==> flow/design.v <==
module ALU(in1,
				in2, 
				op, 
				result);
	output reg [31:0] result;
	input [31:0] in1, in2;
	input [3:0] op;  
	always @(*) begin
		case(op)
			4'b0001 : begin  
				result = in1 & in2;
			end
			4'b0010 : begin  
				result = in1 | in2;
			end
			4'b0011 : begin  
				result = in1 ^ in2;
			end
			4'b0100 : begin  
				result = in1 + in2;
			end
			4'b0101 : begin 
				result = in1 - in2;
			end
			4'b0110 : begin  
				result = in1 >> in2[4:0];
			end
			4'b0111 : begin  
				result = in1 << in2[4:0];
			end
			4'b1000 : begin  
				result = $signed(in1) >>> in2[4:0];
			end
			4'b1001 : begin  
				result = in1 <<< in2[4:0];
			end
			4'b1010 : begin  
				result = in1 + in2;
			end
			4'b1011 : begin  
				result = {31'b0, $signed(in1) < $signed(in2)};
			end
			4'b1100 : begin  
				result = {31'b0, in1 < in2};
			end
			default : begin 
				result = 32'b0;
			end
		endcase
	end
endmodule
module BCompare(input [31:0] op1, input [31:0] op2, input BrUn, output reg BEQ, output reg BLT);
	always@(*)begin
		BEQ = 1'b0;
		BLT = 1'b0;
		if(~BrUn)begin 
			if(op1 == op2) begin
				BEQ = 1'b1;
			end
			if($signed(op1) < $signed(op2)) begin
				BLT = 1'b1;
			end
		end
		else begin
			if({1'b0, op1} == {1'b0, op2}) begin
				BEQ = 1'b1;
			end
			if({1'b0,op1} < {1'b0, op2}) begin
				BLT = 1'b1;
			end
		end
	end
endmodule
module ControlUnit(IWord, PCSelect, RegWEn, ImmSel, BrUn, BEQ, BLT, BSel, ASel, ALUOP, WBSel, MemRW);
input [31:0] IWord;
input BEQ, BLT;
output reg PCSelect, RegWEn, ImmSel, BSel, ASel, WBSel, MemRW, BrUn;
output reg [3:0] ALUOP;
always@(*) begin
	PCSelect = 1'b0;
	RegWEn = 1'b0;
	ImmSel = 1'b0;
	BSel = 1'b0;
	ASel = 1'b0;
	MemRW = 1'b0;
	WBSel = 1'b1;
	BrUn = 1'b0;
	ALUOP = 4'h4;
	case(IWord[6:0])
		7'b0110011: begin  
			PCSelect = 1'b0;
			RegWEn = 1'b1;
			ImmSel = 1'b0;
			BSel = 1'b0;
			ASel = 1'b0;
			MemRW = 1'b0;
			WBSel = 1'b1;
			BrUn = 1'b0;
			case(IWord[14:12])
				3'h0 : begin
					case(IWord[30])
						 1'b0 : begin  
							ALUOP = 4'h4;
						 end
						 1'b1 : begin  
							ALUOP = 4'h5;
						end
					endcase
				end
				3'h1 : begin  
					ALUOP = 4'h7;
				end
				3'h2 : begin  
					ALUOP = 4'hb;
				end
				3'h3 : begin  
					ALUOP = 4'hc;
				end
				3'h4 : begin  
					ALUOP = 4'h3;
				end
				3'h5 : begin 
					case(IWord[30]) 
						1'b1: begin  
							ALUOP = 4'h8;
						end
						1'b0:begin  
							ALUOP = 4'h6;
						end
					endcase
				end
				3'h6 : begin  
					ALUOP = 4'h2;
				end
				3'h7 : begin  
					ALUOP = 4'h1;
				end
			endcase
		end
		7'b0010011 : begin  
			PCSelect = 1'b0;
			RegWEn = 1'b1;
			ImmSel = 1'b1;
			BSel = 1'b1;
			ASel = 1'b0;
			MemRW = 1'b0;
			WBSel = 1'b1;
			BrUn = 1'b0;
			case(IWord[14:12])
					3'h0 : begin  
							ALUOP = 4'h4;
					end
					3'h1 : begin  
						ALUOP = 4'h7;
					end
					3'h2 : begin  
						ALUOP = 4'hb;
					end
					3'h3 : begin  
						ALUOP = 4'hc;
					end
					3'h4 : begin  
						ALUOP = 4'h3;
					end
					3'h5 : begin 
						case(IWord[30])
							1'b0 : begin
								ALUOP = 4'h6;
							end
							1'b1 : begin
								ALUOP = 4'h8;
							end
						endcase
					end
					3'h6 : begin  
						ALUOP = 4'h2;
					end
					3'h7 : begin  
						ALUOP = 4'h1;
					end
			endcase
		end
		7'b0000011 : begin  
			PCSelect = 1'b0;
			RegWEn = 1'b1;
			ImmSel = 1'b1;
			BSel = 1'b1;
			ASel = 1'b0;
			ALUOP = 4'h4;
			MemRW = 1'b0;
			WBSel = 1'b0;
			BrUn = 1'b0;
		end
		7'b0100011 : begin  
			PCSelect = 1'b0;
			RegWEn = 1'b0;
			ImmSel = 1'b1;
			BSel = 1'b1;
			ASel = 1'b0;
			ALUOP = 4'h4;
			MemRW = 1'b1;
			WBSel = 1'b1;
		end
		7'b1100011 : begin  
			RegWEn = 1'b0;
			ImmSel = 1'b1;
			case(IWord[14:12]) 
				3'h0 : begin
					BrUn = 1'b0;
					PCSelect = BEQ;
				end
				3'h1 : begin
					BrUn = 1'b0;
					PCSelect = ~BEQ;
				end
				3'h4 : begin
					BrUn = 1'b0;
					PCSelect = BLT;
				end
				3'h5 : begin
					BrUn = 1'b0;
					PCSelect = BEQ | ~BLT;
				end
				3'h6 : begin
					BrUn = 1'b1;
					PCSelect = BLT;
				end
				3'h7 : begin
					BrUn = 1'b1;
					PCSelect = BEQ | ~BLT;
				end
				default:
				;
			endcase
			BSel = 1'b1;
			ASel = 1'b1;
			ALUOP = 4'h4;
			MemRW = 1'b0;
			WBSel = 1'b1;
		end
		default:
		;
	endcase
end
endmodule
module ImmExtend(input [12:0] imm, output reg [31:0] extend);
	always @(*) begin
		extend = {{19{imm[12]}}, imm};
	end
endmodule
module PC(input PCSel, input [31:0] branchVal, input clk, input reset, output reg [31:0] PCVal);
	always @(posedge clk) begin
		if(reset) begin
			PCVal <= 32'b0;
		end
		else if(PCSel) begin
			PCVal <= branchVal;
		end
		else begin
			PCVal <= PCVal + 3'b100;
		end
	end
endmodule
module RegFile(rs1, rs2, rd, din, out1, out2, clk, reset, enable, rw);
reg [31:0] steve [31:0];
integer i;
input [4:0] rd, rs1, rs2;
input clk, reset, enable, rw;
input [31:0] din;
output reg [31:0] out1, out2;
	always @(posedge clk) begin
		if (enable) begin
			if(reset) begin
				for( i = 0; i <= 31; i = i + 1 ) begin 
					steve[i] <= 32'b0;	
				end
			end
			else if(rw && rd != 5'd0) begin
				steve[rd] <= din; 
			end
		end
	end
	always @(*) begin
		out1 = 32'b0;
		out2 = 32'b0;
		if(enable) begin
			out1 = (rs1 == 5'd0) ? 32'b0 : steve[rs1];
			out2 = (rs2 == 5'd0) ? 32'b0 : steve[rs2];
		end
	end
endmodule
module Datapath(input clk,
					input reset,
					output [31:0] imem_addr,
					input [31:0] imem_rdata,
					output [31:0] dmem_addr,
					output [31:0] dmem_wdata,
					output dmem_we,
					input [31:0] dmem_rdata,
					output wb_valid,
					output [4:0] wb_rd,
					output [31:0] wb_data);
reg [31:0] WB;
wire PCSelect, RegWEn, ImmSel, BrUn, BEQ, BLT, BSel, ASel, WBSel, MemRW;
wire [3:0] ALUOP;
wire [31:0] longImm, IWord, data1Val, data2Val, result, PCVal, DmemOut;
reg [31:0] alu1, alu2;
reg [12:0] imm;
reg [4:0] rs1, rs2, rd;
assign IWord = imem_rdata;
assign imem_addr = PCVal;
RegFile regs(IWord[19:15], IWord[24:20], IWord[11:7], WB, data1Val, data2Val, clk, reset, 1'b1 , RegWEn);
BCompare compare(data1Val, data2Val, BrUn, BEQ, BLT);
ControlUnit cu(IWord, PCSelect, RegWEn, ImmSel, BrUn, BEQ, BLT, BSel, ASel, ALUOP, WBSel, MemRW);
PC pc(PCSelect, WB, clk, reset, PCVal);
ImmExtend longBoi(imm, longImm);
ALU alu(alu1, alu2, ALUOP, result);
assign dmem_addr = result;
assign dmem_wdata = data2Val;
assign dmem_we = MemRW & ~reset;
assign DmemOut = dmem_rdata;
assign wb_valid = RegWEn & (rd != 5'd0) & ~reset;
assign wb_rd = rd;
assign wb_data = WB;
	always@(*) begin
		if(ASel) begin
			alu1 = PCVal;
		end
		else begin
			alu1 = data1Val;
		end
		if(BSel) begin
			alu2 = longImm;
		end
		else begin
			alu2 = data2Val;
		end
		if(WBSel) begin
			WB = result;
		end
		else begin
			WB = DmemOut;
		end
		if(IWord[6:0] == 7'b1100011)begin  
			imm = {IWord[31], IWord[7], IWord[30:25], IWord[11:8], 1'b0};
		end
		else if(IWord[6:0] == 7'b0100011)begin  
			imm = {IWord[31], IWord[31:25], IWord[11:7]};
		end
		else begin
			imm = {IWord[31], IWord[31:20]};
		end
		rs1 = IWord[19:15];
		rs2 = IWord[24:20];
		rd = IWord[11:7];
	end
endmodule
* Tool chain data of Datapath
Tool output for the design above before and after an edit, in the order of the flow. Lines under "unedited" count in the file above, lines under "edited" in the edited file. "difference" is "edited" less "unedited", of the values as shown; "rel. change" is that difference over "unedited", in percent. Operators carry their Yosys type and port widths (W data, S select, Z words). Cell names lack the library's common part. Not given: n/a
Set-up: design top Datapath, clock port clk, cell library sky130hd, corner tt_025C_1v80

* Diff
The edit as a unified diff against the file above. The edited RTL no longer does the same as the RTL above: the edit was made by script, with no optimisation intended.
begin of diff
@@ -50,5 +50,5 @@
 	end
 endmodule
-module BCompare(input [31:0] op1, input [31:0] op2, input BrUn, output reg BEQ, output reg BLT);
+module BCompare(input [23:0] op1, input [31:0] op2, input BrUn, output reg BEQ, output reg BLT);
 	always@(*)begin
 		BEQ = 1'b0;
end of diff

* Elaborated design
Source: Yosys, flattened and elaborated, memories not mapped. Widths are those after wreduce; folded enables and synchronous resets count as part of the registers. Registers that Yosys merges into a memory's read port (data or address) are not register bits. Print and check cells do not count. Yosys's memory passes give these memory sizes; they may raise the number of words (mostly to a power of two), join words into wider ones and drop unused or constant bits.
Storage and ports:
- bits in registers | unedited 32, edited 32, difference 0, rel. change 0.00%
- RAM bits | unedited 1024, edited 1024, difference 0, rel. change 0.00%
- memory cells | unedited 1, edited 1, difference 0, rel. change 0.00%
- cells after elaboration | unedited 93, edited 96, difference +3, rel. change +3.23%
Operators by class:
- $add $sub $neg | unedited 3, edited 3, difference 0, rel. change 0.00%
- $lt $le $gt $ge | unedited 4, edited 4, difference 0, rel. change 0.00%
- equality and inequality tests | unedited 25, edited 26, difference +1, rel. change +4.00%
- shifts and indexed selects | unedited 4, edited 4, difference 0, rel. change 0.00%
- mux-type cells | unedited 33, edited 35, difference +2, rel. change +6.06%
- bitwise gates (word level) | unedited 11, edited 11, difference 0, rel. change 0.00%
- reductions and logical operators | unedited 11, edited 11, difference 0, rel. change 0.00%
Operators by type and width:
- $mux W1 | unedited 14, edited 16, difference +2, rel. change +14.29%
- $lt A32 B32 Y1 | unedited 4, edited 2, difference -2, rel. change -50.00%
- $eq A24 B32 Y1 | unedited 0, edited 2, difference +2
- $lt A24 B32 Y1 | unedited 0, edited 2, difference +2
- $eq A32 B32 Y1 | unedited 1, edited 0, difference -1, rel. change -100.00%
- $mux W32 | unedited 8, edited 8, difference 0, rel. change 0.00%
- $eq A4 B4 Y1 const B | unedited 5, edited 5, difference 0, rel. change 0.00%
- $eq A3 B3 Y1 const B | unedited 4, edited 4, difference 0, rel. change 0.00%
- $eq A4 B3 Y1 const B | unedited 4, edited 4, difference 0, rel. change 0.00%
- $not A1 Y1 | unedited 4, edited 4, difference 0, rel. change 0.00%
- $reduce_or A2 Y1 | unedited 4, edited 4, difference 0, rel. change 0.00%
- $and A1 B1 Y1 | unedited 3, edited 3, difference 0, rel. change 0.00%
- $mux W5 | unedited 3, edited 3, difference 0, rel. change 0.00%
- $pmux W4 S2 | unedited 3, edited 3, difference 0, rel. change 0.00%
- $eq A3 B2 Y1 const B | unedited 2, edited 2, difference 0, rel. change 0.00%
- $eq A4 B2 Y1 const B | unedited 2, edited 2, difference 0, rel. change 0.00%
- $eq A7 B6 Y1 const B | unedited 2, edited 2, difference 0, rel. change 0.00%
- $logic_not A5 Y1 | unedited 2, edited 2, difference 0, rel. change 0.00%
- $pmux W4 S8 | unedited 2, edited 2, difference 0, rel. change 0.00%
- $add A32 B3 Y32 const B | unedited 1, edited 1, difference 0, rel. change 0.00%
- $add A32 B32 Y32 | unedited 1, edited 1, difference 0, rel. change 0.00%
- $and A32 B32 Y32 | unedited 1, edited 1, difference 0, rel. change 0.00%
- $eq A3 B1 Y1 const B | unedited 1, edited 1, difference 0, rel. change 0.00%
- $eq A4 B1 Y1 const B | unedited 1, edited 1, difference 0, rel. change 0.00%
- $eq A7 B2 Y1 const B | unedited 1, edited 1, difference 0, rel. change 0.00%
- $eq A7 B5 Y1 const B | unedited 1, edited 1, difference 0, rel. change 0.00%
- $eq A7 B7 Y1 const B | unedited 1, edited 1, difference 0, rel. change 0.00%
- $logic_and A1 B1 Y1 | unedited 1, edited 1, difference 0, rel. change 0.00%
Not every row of either side is listed.

* Logic depth
Yosys ltp: most cells in a row. Word level: on the elaborated netlist, between registers, memories and ports. Mapped: between sequential cells and ports; inverters and the memories' decode and read muxes count.
Logic depth:
- depth after elaboration | unedited 10, edited 10, difference 0, rel. change 0.00%
- ABC_AREA | unedited 0, edited 0
- depth in mapped cells | unedited 30, edited 30, difference 0, rel. change 0.00%

* Synthesis result
Source: synth_stat.txt of the flow (Yosys; design flattened, memories mapped). It holds for the ABC_AREA given above (unset counts as 0); a run with the other value may have another netlist.
Cell types:
- nor3_1 | unedited 275, edited 61, difference -214, rel. change -77.82%
- nor2_1 | unedited 1011, edited 1191, difference +180, rel. change +17.80%
- nand2_1 | unedited 195, edited 332, difference +137, rel. change +70.26%
- mux4_2 | unedited 296, edited 391, difference +95, rel. change +32.09%
- a211oi_1 | unedited 153, edited 69, difference -84, rel. change -54.90%
- clkbuf_1 | unedited 362, edited 286, difference -76, rel. change -20.99%
- mux2i_1 | unedited 492, edited 419, difference -73, rel. change -14.84%
- a21oi_1 | unedited 315, edited 244, difference -71, rel. change -22.54%
- mux2_2 | unedited 97, edited 46, difference -51, rel. change -52.58%
- o31ai_1 | unedited 55, edited 20, difference -35, rel. change -63.64%
- buf_2 | unedited 123, edited 157, difference +34, rel. change +27.64%
- buf_6 | unedited 46, edited 13, difference -33, rel. change -71.74%
- a22oi_1 | unedited 209, edited 179, difference -30, rel. change -14.35%
- a221o_1 | unedited 38, edited 9, difference -29, rel. change -76.32%
- buf_4 | unedited 23, edited 49, difference +26, rel. change +113.04%
- o22ai_1 | unedited 64, edited 41, difference -23, rel. change -35.94%
- or4_1 | unedited 27, edited 8, difference -19, rel. change -70.37%
- or3_1 | unedited 41, edited 23, difference -18, rel. change -43.90%
Not every row of either side is listed.
Synthesis totals:
- cells in the netlist | unedited 6076, edited 5858, difference -218, rel. change -3.59%
- mapped area (sq um) | unedited 67309.6, edited 66208.5, difference -1101.1, rel. change -1.64%
- flip-flop cells | unedited 1056, edited 1056, difference 0, rel. change 0.00%
- buffer cells | unedited 597, edited 550, difference -47, rel. change -7.87%
By module: a second synthesis without flattening, with its own total; a netlist apart from the flattened one above.
Second synthesis, totals:
- cell total of the unflattened synthesis | unedited 5756, edited 5690, difference -66, rel. change -1.15%
- area (unflattened synthesis) (sq um) | unedited 67464.7, edited 67207.0, difference -257.7, rel. change -0.38%
Rows give one instance, submodules left out.
By module, unedited:
- RegFile | times used 1, cells 3884, area 54134.4 sq um, seq. area 30749.5 sq um
- ALU | times used 1, cells 1337, area 8898.5 sq um, seq. area 0.0 sq um
- PC | times used 1, cells 222, area 1781.7 sq um, seq. area 640.6 sq um
- Datapath | times used 1, cells 130, area 1372.6 sq um, seq. area 0.0 sq um
- BCompare | times used 1, cells 114, area 808.3 sq um, seq. area 0.0 sq um
- ImmExtend | times used 1, cells 32, area 240.2 sq um, seq. area 0.0 sq um
- ControlUnit | times used 1, cells 37, area 229.0 sq um, seq. area 0.0 sq um
By module, edited:
- RegFile | times used 1, cells 3884, area 54135.7 sq um, seq. area 30749.5 sq um
- ALU | times used 1, cells 1293, area 8808.4 sq um, seq. area 0.0 sq um
- PC | times used 1, cells 222, area 1781.7 sq um, seq. area 640.6 sq um
- Datapath | times used 1, cells 130, area 1372.6 sq um, seq. area 0.0 sq um
- BCompare | times used 1, cells 92, area 639.4 sq um, seq. area 0.0 sq um
- ImmExtend | times used 1, cells 32, area 240.2 sq um, seq. area 0.0 sq um
- ControlUnit | times used 1, cells 37, area 229.0 sq um, seq. area 0.0 sq um

* Worst setup path after synthesis
Path of least setup slack by OpenSTA after synthesis, without wires, with an ideal clock, recovery checks aside; 20% of the period is set as input and as output delay. Where synthesis merged equal registers, the netlist keeps one of their names.
Path post-synthesis:
- kind | unedited input-to-output, edited input-to-output
- start | unedited input imem_rdata[20], edited input imem_rdata[20]
- end | unedited output wb_data[21], edited output wb_data[23]
- clock period (ns) | unedited 14.0, edited 14.0, difference 0.0, rel. change 0.00%
- output delay (ns) | unedited 2.800, edited 2.800, difference 0.000, rel. change 0.00%
- launch time at the first pin (ns) | unedited 2.800, edited 2.800, difference 0.000, rel. change 0.00%
- arrival (ns) | unedited 9.450, edited 9.440, difference -0.010, rel. change -0.11%
- data required time (ns) | unedited 11.200, edited 11.200, difference 0.000, rel. change 0.00%
- path slack (ns) | unedited 1.750, edited 1.760, difference +0.010
- path delay (ns) | unedited 6.650, edited 6.640, difference -0.010, rel. change -0.15%
- stages on the path | unedited 28, edited 28, difference 0, rel. change 0.00%
- buffers on the path | unedited 10, edited 9, difference -1, rel. change -10.00%
- synthesis period reached (ns) | unedited 12.25, edited 12.24, difference -0.01, rel. change -0.08%
"path delay" = arrival - input delay + setup time. A path that ends at an output port has no setup time. "stages on the path": output pins that drive a net of the path, with the launching flip-flop's if there is one; two outputs of one cell count as two. "synthesis period reached" = period - worst setup slack (recovery checks aside). The figure is calculated, with input and output delays left at 20% of the set period. Between the ends stands the longest chain of elaborated cells between them, by number of cells; it is not shown to be the way that was timed. Of several equally long chains one is given. Each line given opens the expression or statement behind the cell; cells for indexed reads and writes are added by Yosys, which also makes memories of some case tables. The chain passes a memory read, where the word-level depth is cut; so it can be longer than that depth.
On the way, post-synthesis, unedited: path through buf_6 buf_8 buf_6 buf_8 buf_6 buf_6 buf_4 clkbuf_1 buf_1 mux4_2 mux4_2 mux2i_1 nor2_1 inv_1 nor2_1 a21oi_1 ha_1 and3_1 a221o_1 a21oi_1 o31ai_1 a2111oi_0 o32ai_1 a221oi_1 nand3_1 o41ai_2 buf_2 inv_2, length of the longest elaborated chain 6, elaborated cells on any way between the ends 17, classes of those cells add/sub: 2; shift: 4; mux: 6; logic: 3; reduce/logical: 1; memory: 1
RTL lines, path post-synthesis, unedited:
- from (decl) | RTL line 295 | input [31:0] imem_rdata,
- $mem_v2 Z32 W32 | RTL line 265 | reg [31:0] steve [31:0];
- $mux W32 | RTL line 288 | out2 = (rs2 == 5'd0) ? 32'b0 : steve[rs2];
- $mux W32 | RTL line 332 | if(BSel) begin
- $add A32 B32 Y32 | RTL line 38 | result = in1 + in2;
- $pmux W32 S11 | RTL line 9 | case(op)
- $mux W32 | RTL line 338 | if(WBSel) begin
- to (decl) | RTL line 302 | output [31:0] wb_data);
Nets of the timed path that keep an RTL name, with a line that drives or declares them; the list need not be complete.
Named nets, post-synthesis, unedited:
- dmem_wdata[10] | RTL line 297 | output [31:0] dmem_wdata,
On the way, post-synthesis, edited: path through buf_4 buf_6 buf_6 buf_4 buf_2 buf_1 buf_1 mux4_2 mux4_2 nand2_1 nand2_1 nand2_1 inv_1 a21oi_1 ha_1 clkbuf_1 or3_1 or3_1 a2111oi_0 o31a_1 or2_2 a21oi_1 o221a_2 a2111oi_0 nand4_1 mux2i_2 buf_4 inv_2, length of the longest elaborated chain 6, elaborated cells on any way between the ends 17, classes of those cells add/sub: 2; shift: 4; mux: 6; logic: 3; reduce/logical: 1; memory: 1
RTL lines, path post-synthesis, edited:
- from (decl) | RTL line 295 | input [31:0] imem_rdata,
- $mem_v2 Z32 W32 | RTL line 265 | reg [31:0] steve [31:0];
- $mux W32 | RTL line 288 | out2 = (rs2 == 5'd0) ? 32'b0 : steve[rs2];
- $mux W32 | RTL line 332 | if(BSel) begin
- $add A32 B32 Y32 | RTL line 38 | result = in1 + in2;
- $pmux W32 S11 | RTL line 9 | case(op)
- $mux W32 | RTL line 338 | if(WBSel) begin
- to (decl) | RTL line 302 | output [31:0] wb_data);
Named nets, post-synthesis, edited:
- dmem_wdata[18] | RTL line 297 | output [31:0] dmem_wdata,
- dmem_addr[23] | RTL line 9

* Path in the finished layout
From the final timing report of the runs of set A: the path of least setup slack in the routed layout; clock arrival at registers is part of the times.
Path post-layout:
- kind | unedited input-to-output, edited input-to-output
- start | unedited input imem_rdata[15], edited input imem_rdata[19]
- end | unedited output wb_data[29], edited output wb_data[23]
- clock period (ns) | unedited 14.0, edited 14.0, difference 0.0, rel. change 0.00%
- output delay (ns) | unedited 2.80, edited 2.80, difference 0.00, rel. change 0.00%
- launch time at the first pin (ns) | unedited 2.80, edited 2.80, difference 0.00, rel. change 0.00%
- arrival (ns) | unedited 10.79, edited 10.74, difference -0.05, rel. change -0.46%
- data required time (ns) | unedited 11.20, edited 11.20, difference 0.00, rel. change 0.00%
- path slack (ns) | unedited 0.41, edited 0.46, difference +0.05
- stages on the path | unedited 20, edited 21, difference +1, rel. change +5.00%
- buffers on the path | unedited 4, edited 4, difference 0, rel. change 0.00%
Between the ends stands the longest chain of elaborated cells between them, by number of cells; it is not shown to be the way that was timed. Of several equally long chains one is given. The chain passes a memory read, where the word-level depth is cut; so it can be longer than that depth.
On the way, post-layout, unedited: path through clkdlybuf4s50_1 and2_2 nor2b_2 buf_4 a221oi_1 or4b_2 o21ai_0 ha_1 nor4_1 nand3_1 a21o_1 a21oi_1 o211ai_1 a211oi_1 mux2i_1 o21ai_0 o31ai_4 buf_4 inv_1 clkdlybuf4s50_1, length of the longest elaborated chain 6, elaborated cells on any way between the ends 15, classes of those cells add/sub: 2; shift: 4; mux: 4; logic: 3; reduce/logical: 1; memory: 1
RTL lines, path post-layout, unedited:
- from (decl) | RTL line 295 | input [31:0] imem_rdata,
- $mem_v2 Z32 W32 | RTL line 265 | reg [31:0] steve [31:0];
- $mux W32 | RTL line 287 | out1 = (rs1 == 5'd0) ? 32'b0 : steve[rs1];
- $mux W32 | RTL line 326 | if(ASel) begin
- $add A32 B32 Y32 | RTL line 38 | result = in1 + in2;
- $pmux W32 S11 | RTL line 9 | case(op)
- $mux W32 | RTL line 338 | if(WBSel) begin
- to (decl) | RTL line 302 | output [31:0] wb_data);
On the way, post-layout, edited: path through buf_2 inv_1 nand2_1 buf_4 buf_4 a21oi_1 nor4_1 a22o_1 ha_1 or3_1 or3_1 a2111oi_0 o31a_1 or2_2 a21oi_1 o221a_2 a2111oi_0 nand4_1 mux2i_4 inv_2 clkdlybuf4s50_1, length of the longest elaborated chain 6, elaborated cells on any way between the ends 15, classes of those cells add/sub: 2; shift: 4; mux: 4; logic: 3; reduce/logical: 1; memory: 1
RTL lines, path post-layout, edited:
- from (decl) | RTL line 295 | input [31:0] imem_rdata,
- $mem_v2 Z32 W32 | RTL line 265 | reg [31:0] steve [31:0];
- $mux W32 | RTL line 287 | out1 = (rs1 == 5'd0) ? 32'b0 : steve[rs1];
- $mux W32 | RTL line 326 | if(ASel) begin
- $add A32 B32 Y32 | RTL line 38 | result = in1 + in2;
- $pmux W32 S11 | RTL line 9 | case(op)
- $mux W32 | RTL line 338 | if(WBSel) begin
- to (decl) | RTL line 302 | output [31:0] wb_data);

* Flow runs
Both versions went through the flow (Yosys, OpenROAD) with the same settings in each pair. Constraints: input delay and output delay 20% of the set period each, output load 0.01 pF.
Flow settings, set A: CORE_UTILIZATION 40, PLACE_DENSITY 0.6, period_ns 14.0, CAP_MARGIN 20, CORE_MARGIN 2, SLEW_MARGIN 20
Final reports, set A:
- synthesis area (sq um) | unedited 67309.6, edited 66208.5, difference -1101.1, rel. change -1.64%
- die footprint (sq um) | unedited 171570.0, edited 168794.0, difference -2776.0, rel. change -1.62%
- standard-cell area of the final layout (sq um) | unedited 76415.8, edited 74559.0, difference -1856.8, rel. change -2.43%
- utilization (%) | unedited 45.7, edited 45.3, difference -0.4
- setup slack of the worst path (ns) | unedited 0.409, edited 0.462, difference +0.053
- total negative slack on setup checks (ns) | unedited 0.000, edited 0.000, difference 0.000
- worst-case hold slack (ns) | unedited 0.656, edited 0.545, difference -0.111
- power consumption (uW) | unedited 10369, edited 9785, difference -584, rel. change -5.63%
- clock period reached (ns) | unedited 13.591, edited 13.538, difference -0.053, rel. change -0.39%
Flow settings, set B: CORE_ASPECT_RATIO 0.84, CORE_MARGIN 7, CORE_UTILIZATION 39, CTS_CLUSTER_DIAMETER 51, GPL_TIMING_DRIVEN 1, HOLD_SLACK_MARGIN -0.0, MAX_ROUTING_LAYER met4, PLACE_DENSITY 0.61, SETUP_SLACK_MARGIN -0.95, TNS_END_PERCENT 35, period_ns 13.6, CAP_MARGIN 20, SLEW_MARGIN 20
Final reports, set B:
- synthesis area (sq um) | unedited 67309.6, edited 66208.5, difference -1101.1, rel. change -1.64%
- die footprint (sq um) | unedited 184461.0, edited 181542.0, difference -2919.0, rel. change -1.58%
- standard-cell area of the final layout (sq um) | unedited 76903.8, edited 75133.3, difference -1770.5, rel. change -2.30%
- utilization (%) | unedited 44.9, edited 44.6, difference -0.3
- setup slack of the worst path (ns) | unedited 0.125, edited 0.414, difference +0.289
- total negative slack on setup checks (ns) | unedited 0.000, edited 0.000, difference 0.000
- worst-case hold slack (ns) | unedited 0.524, edited 0.612, difference +0.088
- power consumption (uW) | unedited 10651, edited 10235, difference -416, rel. change -3.91%
- clock period reached (ns) | unedited 13.475, edited 13.186, difference -0.289, rel. change -2.14%
"clock period reached" = clock period - worst setup slack. The figure is calculated, with input and output delays left at 20% of the set period. "power consumption" is the tool's figure for a default switching activity; nothing was simulated.
